==> flow/design.v <==
`timescale 1ns / 1ps
module Multiplier_25 (
    input  wire               clk,
    input  wire signed [24:0] a,
    input  wire signed [24:0] b,
    output wire signed [49:0] p
);
reg signed [24:0] a_r, b_r;
reg signed [49:0] p_1, p_2, p_3;
always @(posedge clk) begin
    a_r <= a;
    b_r <= b;
    p_1 <= a_r * b_r;
    p_2 <= p_1;
    p_3 <= p_2;
end
assign p = p_3;
endmodule
`timescale 1ns / 1ps
module Power_Spec_Cal(
           input wire clk,
           input wire rst,
           input wire dv,
           input wire [9:0] xk_index,
           input wire [24:0] fft_data_out_re,
           input wire [24:0] fft_data_out_im,
           output reg [49:0] Power_Spec,		 
           output reg data_valid,				 
           output reg dv_FFT					 
       );
reg signed [24:0] fftout_re_d;
reg signed [24:0] fftout_im_d;
wire signed [49:0] re_square;
wire signed [49:0] im_square;
reg [0:2] dv_reg;
always @(posedge clk or posedge rst)
begin : PipelineRegister_process
    if (rst == 1'b1) begin
        fftout_re_d <= 25'sb0;
        fftout_im_d <= 25'sb0;
    end
    else begin
        fftout_re_d <= fft_data_out_re;
        fftout_im_d <= fft_data_out_im;
    end
end
Multiplier_25 Multiplier_RE (
                  .clk(clk),  
                  .a(fftout_re_d),  
                  .b(fftout_re_d),  
                  .p(re_square)  
              );
Multiplier_25 Multiplier_IM (
                  .clk(clk),  
                  .a(fftout_im_d),  
                  .b(fftout_im_d),  
                  .p(im_square)  
              );
always @(posedge clk or posedge rst)
begin
    if(rst == 1)
        Power_Spec <= 0;
    else
        Power_Spec <= re_square + im_square;
end
always @(posedge clk or posedge rst)
begin
    if(rst == 1)
        data_valid <= 0;
    else
        data_valid <= dv_reg[1];
end
always @(posedge clk or posedge rst)
begin
    if(rst == 1)
    begin
        dv_reg[0] <= 0;
        dv_reg[1] <= 0;
        dv_reg[2] <= 0;
    end
    else
    begin
        dv_reg[0] <= (dv & xk_index[9]);	 
        dv_reg[1] <= dv_reg[0];
        dv_reg[2] <= dv_reg[1];
    end
end
always @(posedge clk or posedge rst)
begin
    if(rst == 1)
    begin
        dv_FFT <= 0;
    end
    else
    begin
        dv_FFT <= dv;
    end
end
endmodule
; ---- Tool chain data of Power_Spec_Cal
; Tool output for the design above before and after an edit, in the order of the flow.
; Lines under "before" count in the file above, lines under "after" in the edited file.
; "change" is "after" less "before", of the values as shown; "change_rel_pct" is that difference over "before", in percent.
; The mark n/a stands for no value.
[inputs]
top_module = Power_Spec_Cal
clk_port = clk
lib = sky130hd
lib_corner = tt_025C_1v80

; ---- Diff
; Unified diff, file above to edited file.
; The edited RTL no longer does the same as the RTL above: the edit was made by script, with no optimisation intended.
; begin of diff
@@ -62,5 +62,5 @@
         Power_Spec <= 0;
     else
-        Power_Spec <= re_square + im_square;
+        Power_Spec <= re_square | im_square;
 end
 always @(posedge clk or posedge rst)
; end of diff

; ---- Word level
; Source: Yosys, flattened and elaborated, memories not mapped. Widths are those after wreduce; folded enables and synchronous resets count as part of the registers. Registers that Yosys merges into a memory's read port (data or address) are not register bits. Print and check cells do not count. Equal cells are merged and count once.
[op_classes]
columns = item, before, after, change, change_rel_pct
row1 = addsub, 1, 0, -1, -100.00
row2 = n_logic, 1, 2, 1, 100.00
row3 = multipliers, 2, 2, 0, 0.00
[op_table]
columns = cell, before, after, change, change_rel_pct
row1 = 50-bit adder, 1, 0, -1, -100.00
row2 = 50-bit bitwise OR, 0, 1, 1, n/a
; Unchanged operator kinds not shown: 2.
[bits]
columns = item, before, after, change, change_rel_pct
row1 = input_bits, 63, 63, 0, 0.00
row2 = output_inout_bits, 52, 52, 0, 0.00
row3 = elab_cells, 18, 18, 0, 0.00
row4 = register_bits, 455, 455, 0, 0.00

; ---- Longest topological paths
; Longest topological path by Yosys (ltp), each cell counted once; first at word level (registers and memories cut), then after technology mapping (sequential cells cut; the memories' decode and read muxes count).
[depth]
columns = item, before, after, change, change_rel_pct
row1 = depth_word, 1, 1, 0, 0.00
row2 = ABC_AREA, 0, 0, n/a, n/a
row3 = depth_mapped, 28, 28, 0, 0.00
row4 = ltp_nobuf, 27, 26, -1, -3.70

; ---- After synthesis
; The flow's flattened synthesis, as Yosys stat reports it; memories are mapped. The netlist is that of the ABC_AREA named above (0 if unset); the other value can give another one.
[synth_totals]
columns = item, before, after, change, change_rel_pct
row1 = ffs, 448, 447, -1, -0.22
row2 = buf_cells, 124, 139, 15, 12.10
row3 = yosys_area_mm2, 0.0524878, 0.0512066, -0.0012812, -2.44
row4 = seq_area_mm2, 0.0094891, 0.0094641, -0.0000250, -0.26
row5 = cells, 5013, 4865, -148, -2.95
[by_type]
columns = cell, before, after, change, change_rel_pct
row1 = sky130_fd_sc_hd__nor2_1, 128, 68, -60, -46.88
row2 = sky130_fd_sc_hd__or2_2, 2, 54, 52, 2600.00
row3 = sky130_fd_sc_hd__ha_1, 353, 303, -50, -14.16
row4 = sky130_fd_sc_hd__a21o_1, 88, 55, -33, -37.50
row5 = sky130_fd_sc_hd__nand2_1, 401, 429, 28, 6.98
row6 = sky130_fd_sc_hd__xnor2_1, 115, 91, -24, -20.87
row7 = sky130_fd_sc_hd__o21ai_0, 39, 22, -17, -43.59
row8 = sky130_fd_sc_hd__a21oi_1, 104, 88, -16, -15.38
row9 = sky130_fd_sc_hd__and2_1, 237, 225, -12, -5.06
row10 = sky130_fd_sc_hd__nand3_1, 25, 14, -11, -44.00
row11 = sky130_fd_sc_hd__o21bai_1, 11, 22, 11, 100.00
row12 = sky130_fd_sc_hd__inv_1, 1404, 1414, 10, 0.71
row13 = sky130_fd_sc_hd__nor2b_1, 46, 36, -10, -21.74
row14 = sky130_fd_sc_hd__a31oi_1, 8, 18, 10, 125.00
row15 = sky130_fd_sc_hd__xor2_1, 54, 46, -8, -14.81
row16 = sky130_fd_sc_hd__nand2b_1, 23, 16, -7, -30.43
row17 = sky130_fd_sc_hd__nand4_1, 12, 19, 7, 58.33
row18 = sky130_fd_sc_hd__and3_1, 10, 17, 7, 70.00
; Unchanged cell types not shown: 11.
; Not every row of either side is listed.
; By module: a second synthesis without flattening, with its own total; a netlist apart from the flattened one above.
[unflattened]
columns = item, before, after, change, change_rel_pct
row1 = hier_cells, 5889, 5624, -265, -4.50
row2 = area_unflattened_mm2, 0.0593044, 0.0573775, -0.0019269, -3.25
; Each row is one instance without its submodules.
[modules_before]
columns = module, mod_area_mm2, cells, mod_seq_area_mm2, n_inst
row1 = Multiplier_25, 0.0270509, 2714, 0.0040038, 2
row2 = Power_Spec_Cal, 0.0052025, 461, 0.0026025, 1
[modules_after]
columns = module, mod_area_mm2, cells, mod_seq_area_mm2, n_inst
row1 = Multiplier_25, 0.0272261, 2734, 0.0040038, 2
row2 = Power_Spec_Cal, 0.0029253, 156, 0.0026025, 1

; ---- Timing after synthesis
; Source: OpenSTA report_checks on the synthesized netlist (no wires, ideal clock, input and output delay 20% of the period each), path of least setup slack; recovery checks are left aside. Register names are those of the netlist, which keeps one name where synthesis merged equal registers.
[synth_path]
columns = item, before, after, change, change_rel_pct
row1 = kind, register to register, register to register, n/a, n/a
row2 = start, register Multiplier_IM.a_r[24], register Multiplier_IM.a_r[24], n/a, n/a
row3 = end, register Multiplier_IM.p_1[47], register Multiplier_IM.p_1[48], n/a, n/a
row4 = t_first_pin_ns, 0.000, 0.000, 0.000, n/a
row5 = arrival_time_ns, 6.941, 6.981, 0.040, 0.58
row6 = t_required_ns, 7.864, 7.873, 0.009, 0.11
row7 = setup_ns, 0.136, 0.127, -0.009, n/a
row8 = n_path_buf, 3, 2, -1, -33.33
row9 = path_delay_ns, 7.077, 7.108, 0.031, 0.44
row10 = stages, 26, 26, 0, 0.00
row11 = clock_period_ns, 8.0, 8.0, 0.0, 0.00
row12 = slack_ns, 0.923, 0.892, -0.031, n/a
row13 = synth_period_reached_ns, 7.077, 7.108, 0.031, 0.44
; "path_delay_ns" = arrival - input delay + setup time.
; "stages": output pins that drive a net of the path, with the launching flip-flop's if there is one; two outputs of one cell count as two.
; "synth_period_reached_ns" is the clock period less the worst setup slack; recovery checks do not enter. This is arithmetic on one report: input and output delays are still those of the set period (20% each).
; Between the ends stands the longest chain of elaborated cells between them, by number of cells; it is not shown to be the way that was timed. Of several equally long chains one is given.
; Each line given opens the expression or statement behind the cell; cells for indexed reads and writes are added by Yosys, which also makes memories of some case tables.
[synth_via_before]
path_cell_list = sky130_fd_sc_hd__dfxtp_1 sky130_fd_sc_hd__clkbuf_1 sky130_fd_sc_hd__clkbuf_1 sky130_fd_sc_hd__nand2_1 sky130_fd_sc_hd__inv_1 sky130_fd_sc_hd__fa_1 sky130_fd_sc_hd__fa_1 sky130_fd_sc_hd__inv_1 sky130_fd_sc_hd__fa_1 sky130_fd_sc_hd__inv_1 sky130_fd_sc_hd__fa_1 sky130_fd_sc_hd__fa_1 sky130_fd_sc_hd__fa_1 sky130_fd_sc_hd__fa_1 sky130_fd_sc_hd__ha_1 sky130_fd_sc_hd__clkbuf_1 sky130_fd_sc_hd__a21o_1 sky130_fd_sc_hd__a21o_1 sky130_fd_sc_hd__a21oi_1 sky130_fd_sc_hd__nor2b_1 sky130_fd_sc_hd__o21a_1 sky130_fd_sc_hd__o21ai_1 sky130_fd_sc_hd__nand2b_1 sky130_fd_sc_hd__a21oi_1 sky130_fd_sc_hd__o41ai_1 sky130_fd_sc_hd__xor2_1
elab_chain_cells = 1
cone_cells = 1
cone_lines = 1
cone_classes = 1 x mul
[synth_lines_before]
columns = item, line_no
row1 = from (decl), 8  ; reg signed [24:0] a_r, b_r;
row2 = from (assign), 11  ; a_r <= a;
row3 = 25-bit by 25-bit multiplier with 50-bit output, 13  ; p_1 <= a_r * b_r;
row4 = to (assign), 13
row5 = to (decl), 9  ; reg signed [49:0] p_1, p_2, p_3;
[synth_via_after]
path_cell_list = sky130_fd_sc_hd__dfxtp_1 sky130_fd_sc_hd__clkbuf_1 sky130_fd_sc_hd__clkbuf_1 sky130_fd_sc_hd__nand2_1 sky130_fd_sc_hd__inv_1 sky130_fd_sc_hd__fa_1 sky130_fd_sc_hd__fa_1 sky130_fd_sc_hd__inv_1 sky130_fd_sc_hd__fa_1 sky130_fd_sc_hd__inv_1 sky130_fd_sc_hd__fa_1 sky130_fd_sc_hd__fa_1 sky130_fd_sc_hd__inv_1 sky130_fd_sc_hd__fa_1 sky130_fd_sc_hd__fa_1 sky130_fd_sc_hd__inv_1 sky130_fd_sc_hd__ha_1 sky130_fd_sc_hd__a21o_1 sky130_fd_sc_hd__a21o_1 sky130_fd_sc_hd__a21o_1 sky130_fd_sc_hd__a21o_1 sky130_fd_sc_hd__a21oi_1 sky130_fd_sc_hd__o21ai_0 sky130_fd_sc_hd__a311o_2 sky130_fd_sc_hd__nand4_1 sky130_fd_sc_hd__or3b_1
elab_chain_cells = 1
cone_cells = 1
cone_lines = 1
cone_classes = 1 x mul
[synth_lines_after]
columns = item, line_no
row1 = from (decl), 8  ; reg signed [24:0] a_r, b_r;
row2 = from (assign), 11  ; a_r <= a;
row3 = 25-bit by 25-bit multiplier with 50-bit output, 13  ; p_1 <= a_r * b_r;
row4 = to (assign), 13
row5 = to (decl), 9  ; reg signed [49:0] p_1, p_2, p_3;

; ---- Worst path after layout
; Path of least setup slack in the final report of each run of pair A (OpenROAD, finished layout, wires in). Where an end is a register, its clock arrival counts in the times.
[layout_path]
columns = item, before, after, change, change_rel_pct
row1 = kind, register to register, register to register, n/a, n/a
row2 = start, register Multiplier_RE.a_r[3], register Multiplier_IM.a_r[4], n/a, n/a
row3 = end, register Multiplier_RE.p_1[46], register Multiplier_IM.p_1[48], n/a, n/a
row4 = setup_ns, 0.07, 0.11, 0.04, n/a
row5 = clock_period_ns, 8.0, 8.0, 0.0, 0.00
row6 = stages, 25, 26, 1, 4.00
row7 = t_required_ns, 8.57, 8.51, -0.06, -0.70
row8 = arrival_time_ns, 8.13, 8.11, -0.02, -0.25
row9 = t_first_pin_ns, 0.65, 0.63, -0.02, -3.08
row10 = slack_ns, 0.43, 0.40, -0.03, n/a
row11 = n_path_buf, 1, 2, 1, 100.00
; Between the ends stands the longest chain of elaborated cells between them, by number of cells; it is not shown to be the way that was timed. Of several equally long chains one is given.
[layout_via_before]
path_cell_list = sky130_fd_sc_hd__dfxtp_1 sky130_fd_sc_hd__buf_4 sky130_fd_sc_hd__and2_1 sky130_fd_sc_hd__fa_1 sky130_fd_sc_hd__fa_1 sky130_fd_sc_hd__inv_1 sky130_fd_sc_hd__fa_1 sky130_fd_sc_hd__inv_1 sky130_fd_sc_hd__fa_1 sky130_fd_sc_hd__fa_1 sky130_fd_sc_hd__fa_1 sky130_fd_sc_hd__inv_1 sky130_fd_sc_hd__fa_1 sky130_fd_sc_hd__inv_1 sky130_fd_sc_hd__ha_1 sky130_fd_sc_hd__a21oi_1 sky130_fd_sc_hd__nor2b_1 sky130_fd_sc_hd__o21ai_0 sky130_fd_sc_hd__nand2_1 sky130_fd_sc_hd__a21o_1 sky130_fd_sc_hd__a21o_1 sky130_fd_sc_hd__a21oi_1 sky130_fd_sc_hd__o21ai_1 sky130_fd_sc_hd__a21oi_1 sky130_fd_sc_hd__xnor2_1
elab_chain_cells = 1
cone_cells = 1
cone_lines = 1
cone_classes = 1 x mul
[layout_lines_before]
columns = item, line_no
row1 = from (decl), 8  ; reg signed [24:0] a_r, b_r;
row2 = from (assign), 11  ; a_r <= a;
row3 = 25-bit by 25-bit multiplier with 50-bit output, 13  ; p_1 <= a_r * b_r;
row4 = to (assign), 13
row5 = to (decl), 9  ; reg signed [49:0] p_1, p_2, p_3;
[layout_via_after]
path_cell_list = sky130_fd_sc_hd__dfxtp_1 sky130_fd_sc_hd__buf_4 sky130_fd_sc_hd__buf_4 sky130_fd_sc_hd__nand2_1 sky130_fd_sc_hd__fa_1 sky130_fd_sc_hd__inv_1 sky130_fd_sc_hd__fa_1 sky130_fd_sc_hd__inv_1 sky130_fd_sc_hd__fa_1 sky130_fd_sc_hd__fa_1 sky130_fd_sc_hd__inv_1 sky130_fd_sc_hd__fa_1 sky130_fd_sc_hd__fa_1 sky130_fd_sc_hd__inv_1 sky130_fd_sc_hd__fa_1 sky130_fd_sc_hd__inv_1 sky130_fd_sc_hd__ha_1 sky130_fd_sc_hd__nand2_1 sky130_fd_sc_hd__nor3_2 sky130_fd_sc_hd__nand3_1 sky130_fd_sc_hd__a211oi_2 sky130_fd_sc_hd__o2111ai_2 sky130_fd_sc_hd__o31ai_4 sky130_fd_sc_hd__a311o_2 sky130_fd_sc_hd__a2111oi_2 sky130_fd_sc_hd__or3b_1
elab_chain_cells = 1
cone_cells = 1
cone_lines = 1
cone_classes = 1 x mul
[layout_lines_after]
columns = item, line_no
row1 = from (decl), 8  ; reg signed [24:0] a_r, b_r;
row2 = from (assign), 11  ; a_r <= a;
row3 = 25-bit by 25-bit multiplier with 50-bit output, 13  ; p_1 <= a_r * b_r;
row4 = to (assign), 13
row5 = to (decl), 9  ; reg signed [49:0] p_1, p_2, p_3;

; ---- Measured runs
; Both versions went through the flow (Yosys, OpenROAD) with the same settings in each pair. Constraints: input delay and output delay 20% of the set period each, output load 0.01 pF.
[flow_settings_pair_A]
CORE_UTILIZATION = 40
PLACE_DENSITY = 0.6
period_ns = 8.0
CAP_MARGIN = 20
CORE_MARGIN = 2
SLEW_MARGIN = 20
[results_pair_A]
columns = item, before, after, change, change_rel_pct
row1 = fin_tns_ns, 0.000, 0.000, 0.000, n/a
row2 = holdWs_ns, 0.310, 0.321, 0.011, n/a
row3 = post_route_stdcell_area_mm2, 0.0581007, 0.0567507, -0.0013500, -2.32
row4 = util_frac, 0.448, 0.446, -0.002, n/a
row5 = design.die.area_mm2, 0.134132, 0.130896, -0.003236, -2.41
row6 = synth_area_mm2, 0.0524878, 0.0512066, -0.0012812, -2.44
row7 = timing.achieved_period_ns, 7.566, 7.598, 0.032, 0.42
row8 = fin_ws_ns, 0.434, 0.402, -0.032, n/a
[flow_settings_pair_B]
CELL_PAD_IN_SITES_DETAIL_PLACEMENT = 1
CORE_ASPECT_RATIO = 0.63
CORE_MARGIN = 9
CORE_UTILIZATION = 50
CTS_CLUSTER_DIAMETER = 260
CTS_CLUSTER_SIZE = 20
MAX_ROUTING_LAYER = met4
MIN_ROUTING_LAYER = met2
SETUP_SLACK_MARGIN = -0.59
period_ns = 7.85
CAP_MARGIN = 20
SLEW_MARGIN = 20
[results_pair_B]
columns = item, before, after, change, change_rel_pct
row1 = fin_tns_ns, -2.715, -1.129, 1.586, n/a
row2 = holdWs_ns, 0.298, 0.270, -0.028, n/a
row3 = post_route_stdcell_area_mm2, 0.0573412, 0.0559349, -0.0014063, -2.45
row4 = util_frac, 0.556, 0.555, -0.001, n/a
row5 = design.die.area_mm2, 0.117275, 0.114568, -0.002707, -2.31
row6 = synth_area_mm2, 0.0524878, 0.0512066, -0.0012812, -2.44
row7 = timing.achieved_period_ns, 8.267, 8.060, -0.207, -2.50
row8 = fin_ws_ns, -0.417, -0.210, 0.207, n/a
; "timing.achieved_period_ns" means the clock period less the worst setup slack. The figure is calculated, with input and output delays left at 20% of the set period.
